==> flow/design.v <==
module finalproject(clk, rst, rows, LEDs, columns, signalout, ss1, ss2, ss3, ss4, ss5, ss6);
input [3:0] rows;  
input clk;  
input rst;  
output [9:0] LEDs;  
output [3:0] columns;  
output signalout;  
output [6:0] ss1, ss2, ss3, ss4, ss5, ss6;  
wire [31:0] countlow, counthigh;  
keypadwithtones kwt(.rows(rows), .clk(clk), .rst(rst), .LEDs(LEDs), .columns(columns), .countlow(countlow), .counthigh(counthigh));
rotatingdisplay rd(.clk(clk), .rst(rst), .ss1(ss1), .ss2(ss2), .ss3(ss3), .ss4(ss4), .ss5(ss5), .ss6(ss6));
toneprocessor tp(.clk(clk), .rst(rst), .countlow(countlow), .counthigh(counthigh), .signalout(signalout));
endmodule
module keypadwithtones(rows, clk, rst, LEDs, columns, countlow, counthigh);
input [3:0] rows; 
input clk;
input rst;
output [9:0] LEDs;
reg [9:0] LEDs;
output [3:0] columns;
reg [3:0] columns;
reg[2:0] progress, colprogress;   
reg [3:0] val1, val2;  
reg [15:0] button1, button2;  
reg [31:0] counter;  
output [31:0] countlow, counthigh;
reg [31:0] countlow, counthigh;
always @(posedge clk) begin  
if (rst) begin
LEDs = 10'b00_0000_0000;   
progress = 3'b000;  
colprogress = 3'b000;  
counter = 0;  
columns = 4'b1110;  
val1 = 4'b0000;
val2 = 4'b0000;
button1 = 16'h0000;
button2 = 16'h0000;
countlow = 1136;  
counthigh = 2272;
end else begin
case(progress) 
3'b000: begin  
case(columns)  
4'b1110: begin 
val1 = ~rows;  
button1 = val1;
columns = 4'b1101;  
end
4'b1101: begin
val1 = ~rows;  
button1 = button1 << 4;  
button1 = button1 + val1;  
columns = 4'b1011;  
end
4'b1011: begin 
val1 = ~rows;  
button1 = button1 << 4;  
button1 = button1 + val1;  
columns = 4'b0111;  
end
4'b0111: begin
val1 = ~rows;  
button1 = button1 << 4;  
button1 = button1 + val1;  
columns = 4'b1110;  
progress = 3'b001;  
end
endcase
end
3'b001: begin   
counter = counter + 1'b1;
if (counter >= 500) begin   
case(columns)  
4'b1110: begin
val2 = ~rows;
button2 = val2;
columns = 4'b1101;
end
4'b1101: begin
val2 = ~rows;
button2 = button2 << 4;
button2 = button2 + val2;
columns = 4'b1011;
end
4'b1011: begin
val2 = ~rows;
button2 = button2 << 4;
button2 = button2 + val2;
columns = 4'b0111;
end
4'b0111: begin
val2 = ~rows;
button2 = button2 << 4;
button2 = button2 + val2;
columns = 4'b1110;
counter = 0;
progress = 3'b010;
end
endcase
end
end
3'b010: begin   
if ((button1 == button2) && (button1 != 16'h0000)) begin  
case(button1)  
	16'h80: begin  
	countlow = 1136;
   counthigh = 2272;
	end
	16'h1: begin  
	LEDs = LEDs + 1'b1;
	countlow = 47755;
	counthigh = 95510;
	end
	16'h10: begin  
	LEDs = LEDs + 2'b10;
		countlow = 42565;
		counthigh = 85131;
	end
	16'h100: begin  
	LEDs = LEDs + 2'b11;
		countlow = 37921;
		counthigh = 75842;
	end
	16'h2: begin  
	LEDs = LEDs + 3'b100;
	countlow = 35803;
   counthigh = 71606;
	end
	16'h20: begin  
	LEDs = LEDs + 3'b101;
		countlow = 31888;
		counthigh = 63776;
	end
	16'h200: begin  
	LEDs = LEDs + 3'b110;
		countlow = 28409;
		counthigh = 56818;
	end
	16'h4: begin  
	LEDs = LEDs + 3'b111;
		countlow = 25390;
		counthigh = 50619;
	end
	16'h40: begin  
	LEDs = LEDs + 4'b1000;
		countlow = 23889;
		counthigh = 47778;
	end
	16'h400: begin  
	LEDs = LEDs + 4'b1001;
		countlow = 21282;
		counthigh = 42564;
	end
	16'h1000: begin  
	LEDs = LEDs + 4'b1010;
		countlow = 18960;
		counthigh = 37921;
	end
	16'h2000: begin  
	LEDs = LEDs + 4'b1011;
		countlow = 17896;
		counthigh = 35793;
	end
	16'h4000: begin  
	LEDs = LEDs + 4'b1100;
		countlow = 15943;
		counthigh = 31887;
	end
	16'h8000: begin  
	LEDs = LEDs + 4'b1101;
		countlow = 14204;
		counthigh = 28409;
	end
	16'h8: begin  
	LEDs = LEDs + 4'b1110;
		countlow = 12651;
		counthigh = 25303;
	end
	16'h800: begin  
	LEDs = LEDs + 4'b1111;
		countlow = 11944;
		counthigh = 23889;
	end
	endcase
progress = 3'b011;  
end else progress = 3'b000;  
end
3'b011: begin
counter = counter + 1'b1;
if (counter >= 5000) begin  
case(columns)  
4'b1110: begin
val2 = ~rows;
button2 = val2;
columns = 4'b1101;
end
4'b1101: begin
val2 = ~rows;
button2 = button2 << 4;
button2 = button2 + val2;
columns = 4'b1011;
end
4'b1011: begin
val2 = ~rows;
button2 = button2 << 4;
button2 = button2 + val2;
columns = 4'b0111;
end
4'b0111: begin
val2 = ~rows;
button2 = button2 << 4;
button2 = button2 + val2;
columns = 4'b1110;
counter = 0;
progress = 3'b100;
end
endcase
end
end
3'b100: begin
if (button2 == 16'h0000) begin  
progress = 3'b000;  
countlow = 1136;  
counthigh = 2272;
end else progress = 3'b011;  
end
endcase 
end
end
endmodule 
module toneprocessor(clk, rst, countlow, counthigh, signalout);
output signalout;
reg signalout;
input clk;
input rst;
input [31:0] countlow, counthigh;
reg [31:0] onesecond, mycounter;
reg [3:0] progress;
always@(posedge clk) begin
if (rst) begin
signalout=0;  
onesecond = 100000000;  
mycounter = 0;  
progress = 4'b0000;  
end else begin
case(progress)
default: begin              
			end
4'b0000: begin
	mycounter = mycounter + 1'b1;  
	if (mycounter < countlow) begin  
	signalout = 0;  
	end
	else begin
	progress = 4'b0001;  
	end
end
4'b0001: begin
	mycounter = mycounter + 1'b1;  
	if ((mycounter >= countlow) && (mycounter < counthigh)) begin 
	signalout = 1;  
	end
	else begin
	progress = 4'b0010;  
	end
end
4'b0010: begin
	mycounter = mycounter + 1'b1;  
	if (mycounter >= counthigh) begin  
	signalout = 0;  
	mycounter = 0;  
	end
	else begin
	progress = 4'b0000;  
	end
end
endcase
end
end
endmodule 
module rotatingdisplay(clk, rst, ss1, ss2, ss3, ss4, ss5, ss6);
input clk;  
input rst;
output reg [6:0] ss1, ss2, ss3, ss4, ss5, ss6;  
reg [31:0] counter;  
reg [6:0] g,e,r1,r2,i,f1,o,x,f2,a,l1,l2,two1,zero1,two2,zero2,start;  
always @(posedge clk) begin  
if (rst) begin
counter = 0;
start = 7'b0000000;
ss1 = 7'hFF;
ss2 = 7'hFF;
ss3 = 7'hFF;
ss4 = 7'hFF;
ss5 = 7'hFF;
ss6 = 7'hFF;
g = 7'b0010000;
e = 7'b0000110;
r1 = 7'b1001110;
r2 = 7'b1001110;
i = 7'b1111001;
f1 = 7'b0001110;
o = 7'b1000000;
x = 7'b0001001;
f2 = 7'b0001110;
a = 7'b0001000;
l1 = 7'b1000111;
l2 = 7'b1000111;
two1 = 7'b0100100;
zero1 = 7'b1000000;
two2 = 7'b0100100;
zero2 = 7'b1000000;
end else begin
counter = counter + 1'b1;
if (counter >= 50000) begin  
counter = 0;  
ss6 = ss5;
ss5 = ss4;
ss4 = ss3;
ss3 = ss2;
ss2 = ss1;
ss1 = g;  
start = g;
g = e;
e = r1;
r1 = r2;
r2 = i;
i = f1;
f1 = o;
o = x;
x = f2;
f2 = a;
a = l1;
l1 = l2;
l2 = two1;
two1 = zero1;
zero1 = two2;
two2 = zero2;
zero2 = start;
end
end
end
endmodule
# From RTL to reports: finalproject
# Tool output for the design above before and after an edit, in the order of the flow.
# Lines under "before" count in the file above, lines under "after" in the edited file.
# "delta": "after" minus "before" as printed here. "rel_change_pct": 100 x difference / "before".
# Operators carry their Yosys type and port widths (W data, S select, Z words).
# Cell names lack the library's common part.
# A cell with -- has no value.
[inputs] top="finalproject" clk_port="clk" library="sky130hd" corner="tt_025C_1v80"

# The edit
# Unified diff, file above to edited file.
# A script made this edit. It changes what the design does and was not meant as an optimisation.
# begin of diff
@@ -1,3 +1,3 @@
-module finalproject(clk, rst, rows, LEDs, columns, signalout, ss1, ss2, ss3, ss4, ss5, ss6);
+module finalproject(clk, rst, rows, LEDs, columns, signalout, ss1, ss2, ss3_out, ss4, ss5, ss6);
 input [3:0] rows;  
 input clk;  
@@ -6,5 +6,9 @@
 output [3:0] columns;  
 output signalout;  
-output [6:0] ss1, ss2, ss3, ss4, ss5, ss6;  
+output [6:0] ss1, ss2, ss3_out, ss4, ss5, ss6;  
+wire [6:0] ss3;
+reg [6:0] ss3_q;
+always @(posedge clk) ss3_q <= ss3;
+assign ss3_out = ss3_q;
 wire [31:0] countlow, counthigh;  
 keypadwithtones kwt(.rows(rows), .clk(clk), .rst(rst), .LEDs(LEDs), .columns(columns), .countlow(countlow), .counthigh(counthigh));
# end of diff

# Word level
# Source: Yosys, flattened and elaborated, memories not mapped. Widths are those after wreduce. Registers that Yosys merges into a memory's read port (data or address) are not register bits. Print and check cells do not count.
[word_totals] element="register_bits" before=368 after=375 delta=7 rel_change_pct=1.90
[classes] element="add_sub_neg" before=20 after=20 delta=0 rel_change_pct=0.00
[classes] element="reduce_and_logical" before=25 after=25 delta=0 rel_change_pct=0.00
[classes] element="n_mux" before=40 after=40 delta=0 rel_change_pct=0.00
[classes] element="cmp" before=7 after=7 delta=0 rel_change_pct=0.00
[classes] element="eq_ne" before=41 after=41 delta=0 rel_change_pct=0.00
[classes] element="bitwise" before=1 after=1 delta=0 rel_change_pct=0.00
# Unchanged operator kinds not shown: 68.

# Depth
# Yosys ltp: most cells in a row. Word level: on the elaborated netlist, between registers, memories and ports. Mapped: between sequential cells and ports; inverters and the memories' decode and read muxes count.
[logic_depth] element="ltp_word" before=5 after=5 delta=0 rel_change_pct=0.00
[logic_depth] element="ABC_AREA" before="0" after="0"
[logic_depth] element="ltp_mapped" before=17 after=18 delta=1 rel_change_pct=5.88
[logic_depth] element="mapped_depth_nobuf" before=15 after=16 delta=1 rel_change_pct=6.67

# Synthesis result
# Yosys stat after the flow's synthesis: flattened, memories mapped to cells. It holds for the ABC_AREA given above (unset counts as 0); a run with the other value may have another netlist.
[mapped] element="ffs" before=328 after=335 delta=7 rel_change_pct=2.13
[mapped] element="yosys_area_um2" before=16648.5 after=16749.8 delta=101.3 rel_change_pct=0.61
[mapped] element="cell_count" before=2016 after=2047 delta=31 rel_change_pct=1.54
[types] type="a21oi_1" before=100 after=166 delta=66 rel_change_pct=66.00
[types] type="nor3_1" before=57 after=120 delta=63 rel_change_pct=110.53
[types] type="nor2_1" before=234 after=295 delta=61 rel_change_pct=26.07
[types] type="nand3_1" before=146 after=85 delta=-61 rel_change_pct=-41.78
[types] type="nand2_1" before=192 after=134 delta=-58 rel_change_pct=-30.21
[types] type="xnor2_1" before=66 after=35 delta=-31 rel_change_pct=-46.97
[types] type="mux2i_1" before=108 after=80 delta=-28 rel_change_pct=-25.93
[types] type="nand2b_1" before=4 after=30 delta=26 rel_change_pct=650.00
[types] type="o21ai_0" before=82 after=62 delta=-20 rel_change_pct=-24.39
[types] type="clkbuf_1" before=99 after=83 delta=-16 rel_change_pct=-16.16
[types] type="a22o_1" before=4 after=20 delta=16 rel_change_pct=400.00
[types] type="buf_2" before=20 after=34 delta=14 rel_change_pct=70.00
[types] type="nand4_1" before=49 after=37 delta=-12 rel_change_pct=-24.49
[types] type="and2_1" before=9 after=21 delta=12 rel_change_pct=133.33
[types] type="nand4b_1" before=9 after=21 delta=12 rel_change_pct=133.33
[types] type="and3_1" before=22 after=33 delta=11 rel_change_pct=50.00
[types] type="a31o_2" before=12 after=3 delta=-9 rel_change_pct=-75.00
[types] type="o22ai_1" before=15 after=7 delta=-8 rel_change_pct=-53.33
# Unchanged cell types not shown: 14.
# Not every row of either side is listed.
# The figures by module come from a second, unflattened synthesis with its own total; it is not the netlist above.
[unflattened] element="cells_unflattened" before=2144 after=2152 delta=8 rel_change_pct=0.37
[unflattened] element="hier_area_um2" before=18207.5 after=18448.9 delta=241.4 rel_change_pct=1.33
# Each row is one instance without its submodules.
[by_module_before] mod="rotatingdisplay" n_inst=1 mod_area_um2=7502.2 n_cells=739
[by_module_before] mod="keypadwithtones" n_inst=1 mod_area_um2=7035.5 n_cells=908
[by_module_before] mod="toneprocessor" n_inst=1 mod_area_um2=3669.8 n_cells=497
[by_module_before] mod="finalproject" n_inst=1 mod_area_um2=0.0 n_cells=0
[by_module_after] mod="rotatingdisplay" n_inst=1 mod_area_um2=7603.5 n_cells=740
[by_module_after] mod="keypadwithtones" n_inst=1 mod_area_um2=7035.5 n_cells=908
[by_module_after] mod="toneprocessor" n_inst=1 mod_area_um2=3669.8 n_cells=497
[by_module_after] mod="finalproject" n_inst=1 mod_area_um2=140.1 n_cells=7

# Timing after synthesis
# Source: OpenSTA report_checks on the synthesized netlist (no wires, ideal clock, input and output delay 20% of the period each), path of least setup slack; recovery checks are left aside. Register names are those of the netlist, which keeps one name where synthesis merged equal registers.
[synth_path] element="path_kind" before="register to register" after="register to register"
[synth_path] element="startpoint" before="register tp.mycounter[0]" after="register tp.mycounter[2]"
[synth_path] element="endpoint" before="register tp.mycounter[21]" after="register tp.mycounter[23]"
[synth_path] element="period_ps" before=10000 after=10000 delta=0 rel_change_pct=0.00
[synth_path] element="path_stages" before=17 after=19 delta=2 rel_change_pct=11.76
[synth_path] element="n_path_buf" before=2 after=2 delta=0 rel_change_pct=0.00
[synth_path] element="setup_slack_ps" before=6359 after=6297 delta=-62
[synth_path] element="t_first_pin_ps" before=0 after=0 delta=0
[synth_path] element="t_arrival_ps" before=3566 after=3577 delta=11 rel_change_pct=0.31
[synth_path] element="delay_ps" before=3640 after=3703 delta=63 rel_change_pct=1.73
[synth_path] element="synth_period_reached_ps" before=3641 after=3703 delta=62 rel_change_pct=1.70
# "delay_ps" is the arrival time less input delay plus setup time.
# "path_stages": output pins that drive a net of the path, with the launching flip-flop's if there is one; two outputs of one cell count as two.
# "synth_period_reached_ps" is the clock period less the worst setup slack; recovery checks do not enter. This is arithmetic on one report: input and output delays are still those of the set period (20% each).
# The rows between start and end are the longest chain of elaborated cells between them; the timing report does not say that the signal goes this way. Where chains are equally long, one stands for them.
# Each line given opens the expression or statement behind the cell; cells for indexed reads and writes are added by Yosys, which also makes memories of some case tables.
# At most two assigning lines are given for a register; there are more.
[synth_between_before] path_cell_list="dfxtp_1 > ha_1 > nand3_1 > or3_1 > clkbuf_1 > nor2_1 > xor2_1 > ha_1 > o21ai_0 > a21oi_1 > a221o_1 > nand2_1 > nand3_1 > o31ai_1 > clkbuf_1 > nand3_1 > a31oi_1" elab_chain_cells=4 cone_cells=4
[synth_rtl_before] element="start, declared" line=238 rtl="reg [31:0] onesecond, mycounter;"
[synth_rtl_before] element="start, assigned" line=251 rtl="mycounter = mycounter + 1'b1;"
[synth_rtl_before] element="start, assigned" line=260 rtl="mycounter = mycounter + 1'b1;"
[synth_rtl_before] element="$add A32 B1 Y32" line=269 rtl="mycounter = mycounter + 1'b1;"
[synth_rtl_before] element="$ge A32 B32 Y1" line=270 rtl="if (mycounter >= counthigh) begin"
[synth_rtl_before] element="$mux W32" line=270
[synth_rtl_before] element="$pmux W32 S2" line=247 rtl="case(progress)"
[synth_rtl_before] element="end, assigned" line=251
[synth_rtl_before] element="end, assigned" line=260
[synth_rtl_before] element="end, declared" line=238
[synth_between_after] path_cell_list="dfxtp_1 > and4_1 > and3_1 > and2_0 > and4_1 > nand3_1 > xnor2_1 > ha_1 > nand4_1 > a211o_1 > a41o_1 > a21oi_1 > nor4_1 > nand4_1 > nand2_1 > buf_2 > buf_1 > a22oi_1 > o21ai_0" elab_chain_cells=4 cone_cells=4
[synth_rtl_after] element="start, declared" line=242 rtl="reg [31:0] onesecond, mycounter;"
[synth_rtl_after] element="start, assigned" line=255 rtl="mycounter = mycounter + 1'b1;"
[synth_rtl_after] element="start, assigned" line=264 rtl="mycounter = mycounter + 1'b1;"
[synth_rtl_after] element="$add A32 B1 Y32" line=273 rtl="mycounter = mycounter + 1'b1;"
[synth_rtl_after] element="$ge A32 B32 Y1" line=274 rtl="if (mycounter >= counthigh) begin"
[synth_rtl_after] element="$mux W32" line=274
[synth_rtl_after] element="$pmux W32 S2" line=251 rtl="case(progress)"
[synth_rtl_after] element="end, assigned" line=255
[synth_rtl_after] element="end, assigned" line=264
[synth_rtl_after] element="end, declared" line=242

# Path in the finished layout
# From the final timing report of the runs of set A: the path of least setup slack in the routed layout; clock arrival at registers is part of the times.
# The report prints the path's times to 10 ps; the period is as set.
[layout_path] element="path_kind" before="register to register" after="register to register"
[layout_path] element="startpoint" before="register kwt.button1[9]" after="register rd.counter[0]"
[layout_path] element="endpoint" before="register kwt.LEDs[9]" after="register rd.zero1[6]"
[layout_path] element="setup_slack_ps" before=410 after=430 delta=20
[layout_path] element="t_arrival_ps" before=4480 after=4480 delta=0 rel_change_pct=0.00
[layout_path] element="n_path_buf" before=0 after=1 delta=1
[layout_path] element="t_first_pin_ps" before=560 after=560 delta=0 rel_change_pct=0.00
[layout_path] element="period_ps" before=4490 after=4490 delta=0 rel_change_pct=0.00
[layout_path] element="path_stages" before=16 after=12 delta=-4 rel_change_pct=-25.00
# The rows between start and end are the longest chain of elaborated cells between them; the timing report does not say that the signal goes this way. Where chains are equally long, one stands for them.
# At most two assigning lines are given for a register; there are more.
[layout_between_before] path_cell_list="dfxtp_1 > or4_4 > or3_1 > nor3_1 > nand3_1 > and3_1 > inv_1 > ha_1 > a21o_1 > a21oi_1 > o21ai_0 > nand2_1 > xor2_1 > o22ai_1 > a21oi_1 > a311oi_1" elab_chain_cells=3 cone_cells=21
[layout_rtl_before] element="start, declared" line=24 rtl="reg [15:0] button1, button2;"
[layout_rtl_before] element="start, assigned" line=47 rtl="button1 = val1;"
[layout_rtl_before] element="start, assigned" line=52 rtl="button1 = button1 << 4;"
[layout_rtl_before] element="$eq A16 B1 Y1" line=105 rtl="case(button1)"
[layout_rtl_before] element="$reduce_bool A15 Y1"
[layout_rtl_before] element="$reduce_and A3 Y1"
[layout_rtl_before] element="end, assigned" line=111 rtl="LEDs = LEDs + 1'b1;"
[layout_rtl_before] element="end, assigned" line=116 rtl="LEDs = LEDs + 2'b10;"
[layout_rtl_before] element="end, declared" line=18 rtl="output [9:0] LEDs;"
[layout_between_after] path_cell_list="dfxtp_1 > ha_1 > nand3_1 > or4_1 > nor3_1 > nand3_1 > mux2_2 > nor3_1 > nand4_1 > buf_4 > nor3_1 > a21oi_1" elab_chain_cells=2 cone_cells=2
[layout_rtl_after] element="start, declared" line=290 rtl="reg [31:0] counter;"
[layout_rtl_after] element="start, assigned" line=294 rtl="counter = 0;"
[layout_rtl_after] element="start, assigned" line=319 rtl="counter = counter + 1'b1;"
[layout_rtl_after] element="$add A32 B1 Y32" line=319
[layout_rtl_after] element="$ge A32 B16 Y1" line=320 rtl="if (counter >= 50000) begin"
[layout_rtl_after] element="end, assigned" line=315 rtl="zero1 = 7'b1000000;"
[layout_rtl_after] element="end, assigned" line=342 rtl="zero1 = two2;"
[layout_rtl_after] element="end, declared" line=291 rtl="reg [6:0] g,e,r1,r2,i,f1,o,x,f2,a,l1,l2,two1,zero1,two2,zero2,start;"

# Layout results
# Both versions went through the flow (Yosys, OpenROAD) with the same settings in each pair. Constraints: input delay and output delay 20% of the set period each, output load 0.01 pF.
[flow_settings_set_A] CORE_UTILIZATION=40 period_ns=4.49 CAP_MARGIN=20 CORE_MARGIN=2 SLEW_MARGIN=20
[measured_set_A] element="finalUtil_pct" before=46.4 after=46.2 delta=-0.2
[measured_set_A] element="synth_chip_area_um2" before=16648.5 after=16749.8 delta=101.3 rel_change_pct=0.61
[measured_set_A] element="totalPower_w" before=0.007362 after=0.0074 delta=0.000038 rel_change_pct=0.52
[measured_set_A] element="fin_tns_ps" before=0 after=0 delta=0
[measured_set_A] element="achieved_clock_period_ps" before=4079 after=4056 delta=-23 rel_change_pct=-0.56
[measured_set_A] element="worst_hold_slack_ps" before=456 after=372 delta=-84
[measured_set_A] element="finalCellArea_um2" before=18983.2 after=18995.7 delta=12.5 rel_change_pct=0.07
[measured_set_A] element="final_setup_ws_ps" before=411 after=434 delta=23
[measured_set_A] element="dieArea_um2" before=43268.2 after=43526.5 delta=258.3 rel_change_pct=0.60
[flow_settings_set_B] CAP_MARGIN=0 CELL_PAD_IN_SITES_GLOBAL_PLACEMENT=2 CORE_UTILIZATION=38 CTS_CLUSTER_DIAMETER=73 MAX_ROUTING_LAYER="met4" MIN_ROUTING_LAYER="met1" PLACE_DENSITY_LB_ADDON=0.28 period_ns=3.08 CORE_MARGIN=2 SLEW_MARGIN=20
[measured_set_B] element="finalUtil_pct" before=51.1 after=57.2 delta=6.1
[measured_set_B] element="synth_chip_area_um2" before=16648.5 after=16749.8 delta=101.3 rel_change_pct=0.61
[measured_set_B] element="totalPower_w" before=0.011279 after=0.011918 delta=0.000639 rel_change_pct=5.67
[measured_set_B] element="fin_tns_ps" before=-3246 after=-11983 delta=-8737
[measured_set_B] element="achieved_clock_period_ps" before=3227 after=3370 delta=143 rel_change_pct=4.43
[measured_set_B] element="worst_hold_slack_ps" before=456 after=380 delta=-76
[measured_set_B] element="finalCellArea_um2" before=22079.9 after=24733.7 delta=2653.8 rel_change_pct=12.02
[measured_set_B] element="final_setup_ws_ps" before=-147 after=-290 delta=-143
[measured_set_B] element="dieArea_um2" before=45501.2 after=45774.6 delta=273.4 rel_change_pct=0.60
# "achieved_clock_period_ps" means the clock period less the worst setup slack. The figure is calculated, with input and output delays left at 20% of the set period.
# "totalPower_w": no workload was simulated; the value follows from the tool's default switching activity.
